==> flow/design.v <==
`timescale  1ns/1ps
module mac_manual #(
    parameter DATA_WIDTH = 16
)(
    input clk, ce, rst,
    input [DATA_WIDTH-1:0] a, b, 
    input [DATA_WIDTH-1:0] tmp,
    output reg [DATA_WIDTH-1:0] data_out
); 
    always @(posedge clk) begin
        if(rst) begin
            data_out <= 0;
        end
        else begin
            data_out <= (a * b) + tmp;
        end
    end
endmodule
`timescale 1ns/1ps
module shift_register #(
    parameter DATA_WIDTH = 16,
    parameter size = 3
)(
    input clk, ce, rst,
    input [DATA_WIDTH-1:0] data_in,
    output [DATA_WIDTH-1:0] data_out
);
    reg [DATA_WIDTH-1:0] tmp[size-1:0];
    generate
        genvar l;
        for (l = 0; l < size; l = l + 1) begin
            always @(posedge clk) begin
                if (rst) begin
                    tmp[l] <= 'd0;
                end
                else if (ce) begin
                    if (l == 'd0) begin
                        tmp[l] <= data_in;  
                    end
                    else begin
                        tmp[l] <= tmp[l-1];
                    end
                end
            end
        end
    assign data_out = tmp[size-1];
    endgenerate
endmodule
`timescale 1ns/1ps
module convolver #(
    parameter DATA_WIDTH = 8,
    parameter INPUT_SIZE = 28,
    parameter KERNEL_SIZE = 3,
    parameter STRIDE = 1
) (
    input clk, ce, global_rst, 
    input [DATA_WIDTH-1:0] myInput,
    input [(KERNEL_SIZE*KERNEL_SIZE)*DATA_WIDTH-1:0] weight,
    input [DATA_WIDTH-1:0] bias,
    output [DATA_WIDTH-1:0] conv_op,
    output reg valid_conv, end_conv
);
    wire [DATA_WIDTH-1:0] weight_tmp [KERNEL_SIZE*KERNEL_SIZE-1:0];
    wire [DATA_WIDTH-1:0] tmp [KERNEL_SIZE*KERNEL_SIZE+1:0];
    generate 
        genvar j;
        for (j = 0; j < KERNEL_SIZE*KERNEL_SIZE; j = j + 1) begin
            assign weight_tmp[j][DATA_WIDTH-1:0] = weight[j*DATA_WIDTH +: DATA_WIDTH];
        end
    endgenerate
    assign tmp[0] = {DATA_WIDTH{1'b0}};
    generate 
        genvar i;
        for (i = 0; i < KERNEL_SIZE*KERNEL_SIZE; i = i + 1) begin: MAC
            if ((i + 1) % KERNEL_SIZE == 0) begin
                if (i == KERNEL_SIZE*KERNEL_SIZE-1) begin
                    mac_manual #(.DATA_WIDTH(DATA_WIDTH)) mac (
                        .clk(clk),
                        .ce(ce),
                        .rst(global_rst),
                        .a(myInput),
                        .b(weight_tmp[i]),
                        .tmp(tmp[i]),
                        .data_out(tmp[i+1])
                    );
                assign conv_op = tmp[i+1] + bias;
                end else begin
                    wire [DATA_WIDTH-1:0] tmp2;
                    mac_manual #(.DATA_WIDTH(DATA_WIDTH)) mac (
                        .clk(clk),
                        .ce(ce),
                        .rst(global_rst),
                        .a(myInput),
                        .b(weight_tmp[i]),
                        .tmp(tmp[i]),
                        .data_out(tmp2)
                    );
                    shift_register #(.DATA_WIDTH(DATA_WIDTH), .size(INPUT_SIZE-KERNEL_SIZE)) sr (
                        .clk(clk),
                        .ce(ce),
                        .rst(global_rst),
                        .data_in(tmp2),
                        .data_out(tmp[i+1])
                    );
                end
            end else begin
                mac_manual #(.DATA_WIDTH(DATA_WIDTH)) mac (
                    .clk(clk),
                    .ce(ce),
                    .rst(global_rst),
                    .a(myInput),
                    .b(weight_tmp[i]),
                    .tmp(tmp[i]),
                    .data_out(tmp[i+1])
                );
            end
        end
    endgenerate
    reg [$clog2(INPUT_SIZE):0] row_counter;
    reg [$clog2(INPUT_SIZE):0] col_counter;
    reg [$clog2(INPUT_SIZE*INPUT_SIZE):0] cycle_counter;
    always @(posedge clk) begin
        if (global_rst) begin
            row_counter <= 0;
            col_counter <= 0;
            cycle_counter <= 0;
        end else if (ce) begin
            if (col_counter + STRIDE >= INPUT_SIZE) begin
                col_counter <= 0;
                if (row_counter + STRIDE >= INPUT_SIZE) begin
                    row_counter <= 0;
                end else begin
                    row_counter <= row_counter + STRIDE;
                end
            end else begin
                col_counter <= col_counter + STRIDE;
            end
            cycle_counter <= cycle_counter + 1;
        end
    end
    always @(posedge clk) begin
        if (global_rst) begin
            valid_conv <= 0;
        end else if (ce) begin
            if ((row_counter >= KERNEL_SIZE-1 && row_counter < INPUT_SIZE && 
                 (row_counter - (KERNEL_SIZE-1)) % STRIDE == 0) &&
                (col_counter >= KERNEL_SIZE-1 && col_counter < INPUT_SIZE && 
                 (col_counter - (KERNEL_SIZE-1)) % STRIDE == 0)) begin
                valid_conv <= 1;
            end else begin
                valid_conv <= 0;
            end
        end
    end
    always @(posedge clk) begin
        if (global_rst) begin
            end_conv <= 0;
        end else if (ce && cycle_counter >= INPUT_SIZE*INPUT_SIZE) begin
            end_conv <= 1;
        end else begin
            end_conv <= 0;
        end
    end
endmodule
`timescale 1ns/1ps
module relu_activation #(
    parameter DATA_WIDTH = 16
)(
    input [DATA_WIDTH-1:0] data_in,
    output [DATA_WIDTH-1:0] data_out
);
    assign data_out = (data_in[DATA_WIDTH-1] == 1) ? 0 : data_in;
endmodule
`timescale 1ns / 1ps
module comparator2 #(
    parameter DATA_WIDTH = 16,
    parameter POOL_TYPE = 1
    )(
    input ce,
    input [DATA_WIDTH-1:0] in1,
    input [DATA_WIDTH-1:0] in2,
    output [DATA_WIDTH-1:0] comp_op
    ); 
    reg [DATA_WIDTH-1:0] temp;
    assign comp_op = ce ? temp : 'd0;
    always@(*)
    begin
        if(POOL_TYPE == 0)
        begin
            temp = in1 + in2;        
        end
        else begin
            temp = (in1 > in2) ? in1 : in2;
        end
    end
endmodule
`timescale 1ns / 1ps
module max_reg #(parameter DATA_WIDTH = 16) (
    input clk,
    input ce,
    input [DATA_WIDTH-1:0] data_in,
    input rst_m,
    input master_rst,
    output reg [DATA_WIDTH-1:0] reg_op
    );
    always@(posedge clk) 
    begin
    	if(master_rst)
    		reg_op <= 0;
    	else 
        begin
            if(ce) 
            begin
		   	  if(rst_m) begin
		    	 reg_op <=0;
		      end
		      else begin
		    	 reg_op <= data_in;
			 end
		    end
		end
	end
endmodule
`timescale 1ns / 1ps
module input_mux #(
    parameter DATA_WIDTH = 8
)(
    input [DATA_WIDTH-1:0] in1,
    input [DATA_WIDTH-1:0] in2,
    input [1:0] sel,
    output [DATA_WIDTH-1:0] op
    );
    assign op = (sel == 2'b01) ? in1 : ((sel == 2'b00) ? in2: 0);
endmodule
`timescale 1ns / 1ps
module control_logic2 #(
    parameter INPUT_SIZE = 9'h004,    
    parameter POOL_SIZE = 9'h002     
)(
    input clk,             
    input master_rst,       
    input ce,            
    output reg [1:0] sel, 
    output reg rst_m,     
    output reg op_en,      
    output reg load_sr,    
    output reg global_rst,  
    output reg end_op       
);
    integer row_count;
    integer col_count;
    integer count;
    integer nbgh_row_count;
    always @(posedge clk) begin
        if (master_rst) begin
            sel <= 2'b00;
            load_sr <= 0;
            rst_m <= 0;
            op_en <= 0;
            global_rst <= 1;
            end_op <= 0;
        end else begin
            if (((col_count + 1) % POOL_SIZE != 0) && (row_count == POOL_SIZE - 1) && 
                (col_count == POOL_SIZE * count + (POOL_SIZE - 2)) && ce) begin
                op_en <= 1;
            end else begin
                op_en <= 0;
            end
            if (ce) begin
                if ((nbgh_row_count == INPUT_SIZE / POOL_SIZE) && (count == INPUT_SIZE / POOL_SIZE - 1) &&
                    ((col_count + 1) % POOL_SIZE != 0) && (row_count == POOL_SIZE - 1) &&
                    (col_count == POOL_SIZE * count + (POOL_SIZE - 2))) begin
                    end_op <= 1;
                end
                if (((col_count + 1) % POOL_SIZE != 0) && (col_count == INPUT_SIZE - 2) && 
                    (row_count == POOL_SIZE - 1)) begin
                    global_rst <= 1;
                end else begin
                    global_rst <= 0;
                end
                if ((((col_count + 1) % POOL_SIZE == 0) && (count != INPUT_SIZE / POOL_SIZE - 1) && 
                    (row_count != POOL_SIZE - 1)) || ((col_count == INPUT_SIZE - 1) && 
                    (row_count == POOL_SIZE - 1))) begin
                    rst_m <= 1;
                end else begin
                    rst_m <= 0;
                end
                if (((col_count + 1) % POOL_SIZE != 0) && (col_count == INPUT_SIZE - 2) && 
                    (row_count == POOL_SIZE - 1)) begin
                    sel <= 2'b10;
                end else if ((((col_count) % POOL_SIZE == 0) && (count == INPUT_SIZE / POOL_SIZE - 1) && 
                            (row_count != POOL_SIZE - 1)) || 
                           (((col_count) % POOL_SIZE == 0) && (count != INPUT_SIZE / POOL_SIZE - 1) && 
                            (row_count == POOL_SIZE - 1))) begin
                    sel <= 2'b01;
                end else begin
                    sel <= 2'b00;
                end
                if ((((col_count + 1) % POOL_SIZE == 0) && (count == INPUT_SIZE / POOL_SIZE - 1)) || 
                    (((col_count + 1) % POOL_SIZE == 0) && (count != INPUT_SIZE / POOL_SIZE - 1))) begin
                    load_sr <= 1;
                end else begin
                    load_sr <= 0;
                end
            end
        end
    end
    always @(posedge clk) begin
        if (master_rst) begin
            row_count <= 0;
            col_count <= 32'hffffffff;
            count <= 32'hffffffff;
            nbgh_row_count <= 0;
        end else if (ce) begin
            if (global_rst) begin
                row_count <= 0;
                col_count <= 0;
                count <= 0;
                nbgh_row_count <= nbgh_row_count + 1;
            end else begin
                if (((col_count + 1) % POOL_SIZE == 0) && (count == INPUT_SIZE / POOL_SIZE - 1) && 
                    (row_count != POOL_SIZE - 1)) begin
                    col_count <= 0;
                    row_count <= row_count + 1;
                    count <= 0;
                end else begin
                    col_count <= col_count + 1;
                    if (((col_count + 1) % POOL_SIZE == 0) && (count != INPUT_SIZE / POOL_SIZE - 1)) begin
                        count <= count + 1;
                    end
                end
            end
        end
    end
endmodule
`timescale 1ns / 1ps
module pooler #(
    parameter INPUT_SIZE = 9'h004,               
    parameter POOL_SIZE = 9'h002,                
    parameter DATA_WIDTH = 16,                   
    parameter POOL_TYPE = 1                      
)(
    input clk,                                   
    input ce,                                    
    input master_rst,                            
    input [DATA_WIDTH-1:0] data_in,             
    output [DATA_WIDTH-1:0] data_out,           
    output valid_op,                             
    output end_op                                
);
    wire rst_m;                               
    wire load_sr;                              
    wire global_rst;                            
    wire [1:0] sel;                            
    wire [DATA_WIDTH-1:0] comp_op;              
    wire [DATA_WIDTH-1:0] sr_op;                
    wire [DATA_WIDTH-1:0] max_reg_op;            
    wire [DATA_WIDTH-1:0] div_op;               
    wire [DATA_WIDTH-1:0] mux_out;             
    control_logic2 #(.INPUT_SIZE(INPUT_SIZE), .POOL_SIZE(POOL_SIZE)) control_logic_inst (
        .clk(clk),
        .master_rst(master_rst),
        .ce(ce),
        .sel(sel),
        .rst_m(rst_m),
        .op_en(valid_op),
        .load_sr(load_sr),
        .global_rst(global_rst),
        .end_op(end_op)
    );
    comparator2 #(
        .DATA_WIDTH(DATA_WIDTH),
        .POOL_TYPE(POOL_TYPE)
    ) comparator_inst (
        .ce(ce),
        .in1(data_in),
        .in2(mux_out),
        .comp_op(comp_op)
    );
    max_reg #(
        .DATA_WIDTH(DATA_WIDTH)
    ) max_reg_inst (
        .clk(clk),
        .ce(ce),
        .data_in(comp_op),
        .rst_m(rst_m),
        .master_rst(master_rst),
        .reg_op(max_reg_op)
    );
    shift_register #(
        .DATA_WIDTH(DATA_WIDTH),
        .size(INPUT_SIZE / POOL_SIZE)
    ) shift_register_inst (
        .clk(clk),
        .ce(load_sr),
        .rst(global_rst && master_rst),
        .data_in(comp_op),
        .data_out(sr_op)
    );
    input_mux #(
        .DATA_WIDTH(DATA_WIDTH)
    ) mux_inst (
        .in1(sr_op),           
        .in2(max_reg_op),     
        .sel(sel),             
        .op(mux_out)      
    );
    assign div_op = max_reg_op / (POOL_SIZE * POOL_SIZE);
    assign data_out = POOL_TYPE ? max_reg_op : div_op;
endmodule
`timescale 1ns/1ps
module layer #(
    parameter DATA_WIDTH = 8,                  
    parameter INPUT_SIZE = 28,                  
    parameter KERNEL_SIZE = 3,                
    parameter POOL_SIZE = 2,                    
    parameter STRIDE = 1,                          
    parameter ACTIVATION_TYPE = 1'b1,        
    parameter POOL_TYPE = 1'b1                     
)(
    input clk, global_rst, ce,
    input [DATA_WIDTH-1:0] myInput,
    input [KERNEL_SIZE*KERNEL_SIZE*DATA_WIDTH-1:0] weight,
    input [DATA_WIDTH-1:0] bias,
    output [DATA_WIDTH-1:0] data_out,
    output valid_op, 
    output end_op
);
    wire[DATA_WIDTH-1:0] conv_op;
    wire [DATA_WIDTH-1:0] act_op;
    wire valid_conv, end_conv;
    wire valid_pooling;
    assign valid_pooling = valid_conv && (!end_conv);
    convolver #(
        .DATA_WIDTH(DATA_WIDTH), 
        .INPUT_SIZE(INPUT_SIZE), 
        .KERNEL_SIZE(KERNEL_SIZE), 
        .STRIDE(STRIDE)
    ) conv(
        .clk(clk),
        .ce(ce),
        .global_rst(global_rst),
        .myInput(myInput),
        .weight(weight),
        .bias(bias),
        .conv_op(conv_op),
        .valid_conv(valid_conv),
        .end_conv(end_conv)
    );
    relu_activation #(.DATA_WIDTH(DATA_WIDTH)) relu_act(
        .data_in(conv_op),
        .data_out(act_op)
    );
    pooler #(
        .INPUT_SIZE(INPUT_SIZE-KERNEL_SIZE+1),
        .POOL_SIZE(POOL_SIZE), 
        .DATA_WIDTH(DATA_WIDTH), 
        .POOL_TYPE(POOL_TYPE)
    ) max_pooling(
        .clk(clk),
        .ce(valid_pooling),
        .master_rst(global_rst),
        .data_in(act_op),
        .data_out(data_out),
        .valid_op(valid_op),
        .end_op(end_op)
    );
endmodule
Tool chain data of layer --
The steps from the RTL of layer to its reports follow in flow order. Line numbers count from 1 in the design file above. Library cell names are shortened. The mark n/a stands for no value.
Inputs: top layer, clock input clk, cell library sky130hd, timing corner tt_025C_1v80

After elaboration --
Yosys after proc, flatten, opt, wreduce and memory -nomap, before mapping. Print and check cells are not counted. Equal cells are merged and count once.
Storage and ports: register bits after elaboration 744, latch bits 0, memory bits (writable) 0, memory bits (read-only) 0, clocked read ports x word width 0, memory cells 0, input bits 91, cells after elaboration 194
Cells by class: add/subtract/negate cells 16, $mul 9, divide/modulo/power cells 0, $lt $le $gt $ge 8, eq/ne operators 9, shifts and indexed selects 0, muxes and demuxes 23, bitwise logic cells 2, reduce/logical cells 39
Operators by type and width (number):
- multiplier 8 x 8 -> 8 bit | 9
- 2-to-1 mux 32 bit | 7
- adder 32 x 2 -> 32 bit (second input constant) | 4
- adder 8 bit | 9
- == test 32 x 5 -> 1 bit (second input constant) | 2
- == test 32 x 6 -> 1 bit (second input constant) | 2
- logical NOT 32 bit | 2
- 2-to-1 mux 8 bit | 5
- == test 32 x 2 -> 1 bit (second input constant) | 1
- inequality test 32 x 2 -> 1 bit (second input constant) | 1
- == test 32 bit | 1
- >= comparator 32 x 5 -> 1 bit (second input constant) | 1
- inequality test 32 x 5 -> 1 bit (second input constant) | 1
- nonzero test 32 bit | 1
- logical AND 1 bit | 24
- adder 6 x 1 -> 7 bit (second input constant) | 2
- >= comparator 6 x 2 -> 1 bit (second input constant) | 2
- less-than comparator 6 x 5 -> 1 bit (second input constant) | 2
- 2-to-1 mux 6 bit | 2
- adder 11 x 1 -> 11 bit (second input constant) | 1
- >= comparator 11 x 10 -> 1 bit (second input constant) | 1
- AND reduction 2 bit | 5
- greater-than comparator 7 x 8 -> 1 bit | 1
- >= comparator 7 x 5 -> 1 bit (second input constant) | 1
- 2-to-1 mux 7 bit | 1
- 2-to-1 mux 1 bit | 7
- logical OR 1 bit | 3
- nonzero test 3 bit | 1
Not listed: further kinds 6, cells in them 7.

Longest topological paths --
Longest topological path by Yosys (ltp), each cell counted once; first at word level (registers and memories cut), then after technology mapping (sequential cells cut; the memories' decode and read muxes count).
Depth: depth in word-level cells 7, ABC_AREA 1, gate-level depth with buffers 26, mapped depth without buffers 24

After synthesis --
Yosys stat after the flow's synthesis: flattened, memories mapped to cells. It holds for the ABC_AREA given above (unset counts as 0); a run with the other value may have another netlist. The area totals of this step are shown rounded.
Cell types:
- dfxtp_1 | number 744, area in all 1.49E+04 um^2
- nand2_1 | number 1137, area in all 4.27E+03 um^2
- inv_1 | number 1121, area in all 4.21E+03 um^2
- fa_1 | number 157, area in all 3.14E+03 um^2
- o22ai_1 | number 382, area in all 2.39E+03 um^2
- nor2_1 | number 611, area in all 2293.45 um^2
- ha_1 | number 180, area in all 2252.16 um^2
- nand3_1 | number 262, area in all 1.31E+03 um^2
- o21ai_0 | number 179, area in all 895.859 um^2
- xor2_1 | number 92, area in all 805.773 um^2
- a21oi_1 | number 153, area in all 765.734 um^2
- clkbuf_1 | number 177, area in all 664.387 um^2
- xnor2_1 | number 70, area in all 613.088 um^2
- nand4_1 | number 49, area in all 306.544 um^2
- nor3_1 | number 45, area in all 225.216 um^2
- buf_2 | number 41, area in all 205.197 um^2
- buf_1 | number 36, area in all 135.13 um^2
- nand3b_1 | number 18, area in all 135.13 um^2
Other cell types: 24; their cells: 84.
Mapped netlist: mapped cells 5538, mapped area 40100 um^2, area of sequential cells 14900 um^2, flip-flops 744, buffer cells 270

Path before layout --
OpenSTA on the mapped netlist: ideal clock, no wires. The path of least setup slack (recovery checks aside). Input and output delay are each 20% of the period. Register names are those of the netlist, which keeps one name where synthesis merged equal registers.
Timing after synthesis: path type in2reg, start point input myInput[5], end point register conv.MAC[1].genblk1.mac.data_out[7], clock period 5.0 ns, external input delay 1.000 ns, setup time 0.113 ns, data arrival time 4.905 ns, data required time 4.887 ns, path slack -0.017 ns, delay of the path 4.018 ns, driving pins on the path 20, path buffers 3, synthesis period reached 5.017 ns
"delay of the path" is the arrival time less input delay plus setup time. "driving pins on the path": output pins that drive a net of the path, with the launching flip-flop's if there is one; two outputs of one cell count as two. "synthesis period reached" is the clock period less the worst setup slack; recovery checks do not enter. This is arithmetic on one report: input and output delays are still those of the set period (20% each). Between the ends stands the longest chain of elaborated cells between them, by number of cells; it is not shown to be the way that was timed. Of several equally long chains one is given. A line is the first line of the expression or statement that the cell stems from. Yosys adds cells for indexed reads and writes and turns some case tables into memories.
On the way, after synthesis: cell sequence buf_2 -> buf_1 -> clkbuf_1 -> nand2_1 -> fa_1 -> inv_1 -> fa_1 -> inv_1 -> fa_1 -> fa_1 -> inv_1 -> ha_1 -> a21oi_1 -> nand2_1 -> xnor2_1 -> nand3b_1 -> nand2_1 -> nand2_1 -> nand2_1 -> nor2_1, length of the longest elaborated chain 2, elaborated cells between the ends (all ways) 2
Ends and longest elaborated chain, after synthesis:
- from (decl) | RTL line 422 | input [DATA_WIDTH-1:0] myInput,
- multiplier 8 x 8 -> 8 bit | RTL line 15 | data_out <= (a * b) + tmp;
- adder 8 bit | RTL line 15
- to (assign) | RTL line 12 | data_out <= 0;
- to (assign) | RTL line 15
- to (decl) | RTL line 8 | output reg [DATA_WIDTH-1:0] data_out

Worst path after layout --
From the final timing report of flow run 1: the path of least setup slack in the routed layout; clock arrival at registers is part of the times.
Timing after layout: path type in2reg, start point input myInput[5], end point register conv.MAC[1].genblk1.mac.data_out[7], clock period 5.0 ns, external input delay 1.00 ns, setup time 0.04 ns, data arrival time 5.02 ns, data required time 5.56 ns, path slack 0.54 ns, driving pins on the path 19, path buffers 2
Between the ends stands the longest chain of elaborated cells between them, by number of cells; it is not shown to be the way that was timed. Of several equally long chains one is given.
On the way, after layout: cell sequence clkdlybuf4s50_1 -> buf_12 -> nand2_1 -> fa_1 -> inv_1 -> fa_1 -> inv_1 -> fa_1 -> fa_1 -> inv_1 -> ha_1 -> a21oi_1 -> nand2_1 -> xnor2_1 -> nand3b_1 -> nand2_1 -> nand2_1 -> nand2_1 -> nor2_1, length of the longest elaborated chain 2, elaborated cells between the ends (all ways) 2
Ends and longest elaborated chain, after layout:
- from (decl) | RTL line 422 | input [DATA_WIDTH-1:0] myInput,
- multiplier 8 x 8 -> 8 bit | RTL line 15 | data_out <= (a * b) + tmp;
- adder 8 bit | RTL line 15
- to (assign) | RTL line 12 | data_out <= 0;
- to (assign) | RTL line 15
- to (decl) | RTL line 8 | output reg [DATA_WIDTH-1:0] data_out

Hand-over note for layer

Record of 2 stored runs of the RTL-to-layout flow on layer, platform sky130hd. The runs are unordered. Constraints: input delay and output delay 20% of the set period each, output load 0.01 pF.
"time of the worst setup path" is the time allowed to the run's worst setup path (the clock period less input and output delay, where it has them) less its slack. Clock arrival times count: a late capture clock shortens it, a late launch clock lengthens it.
"total power of the final layout" is the tool's figure for a default switching activity; nothing was simulated.
Values from the reports are rounded here.

* Flow run 1 | settings: ABC_AREA 1; CAP_MARGIN 5; CELL_PAD_IN_SITES_DETAIL_PLACEMENT 1; CELL_PAD_IN_SITES_GLOBAL_PLACEMENT 2; CORE_MARGIN 8; CORE_UTILIZATION 39; CTS_CLUSTER_DIAMETER 229; CTS_CLUSTER_SIZE 54; HOLD_SLACK_MARGIN 0.21; MIN_ROUTING_LAYER met1; SETUP_SLACK_MARGIN 0.12; SLEW_MARGIN 25; period_ns 5.0 | results: standard-cell area after routing 43300 um^2; final utilization 0.425; worst hold slack in the final report 0.455 ns; setup slack of the worst path 0.545 ns; sum of negative setup slack 0.000 ns; full die area 113000 um^2; mapped cell area after synthesis 40100 um^2; time of the worst setup path 3.46 ns; worst setup path type in2reg; total power of the final layout 12900 µW
* Flow run 2 | settings: CELL_PAD_IN_SITES_GLOBAL_PLACEMENT 3; CORE_UTILIZATION 65; CTS_CLUSTER_SIZE 59; GPL_ROUTABILITY_DRIVEN 0; GPL_TIMING_DRIVEN 1; MAX_ROUTING_LAYER met5; MIN_ROUTING_LAYER met2; SLEW_MARGIN 20; period_ns 5.87; CAP_MARGIN 20; CORE_MARGIN 2 | incomplete, placement halted on GPL-0301

End of note.
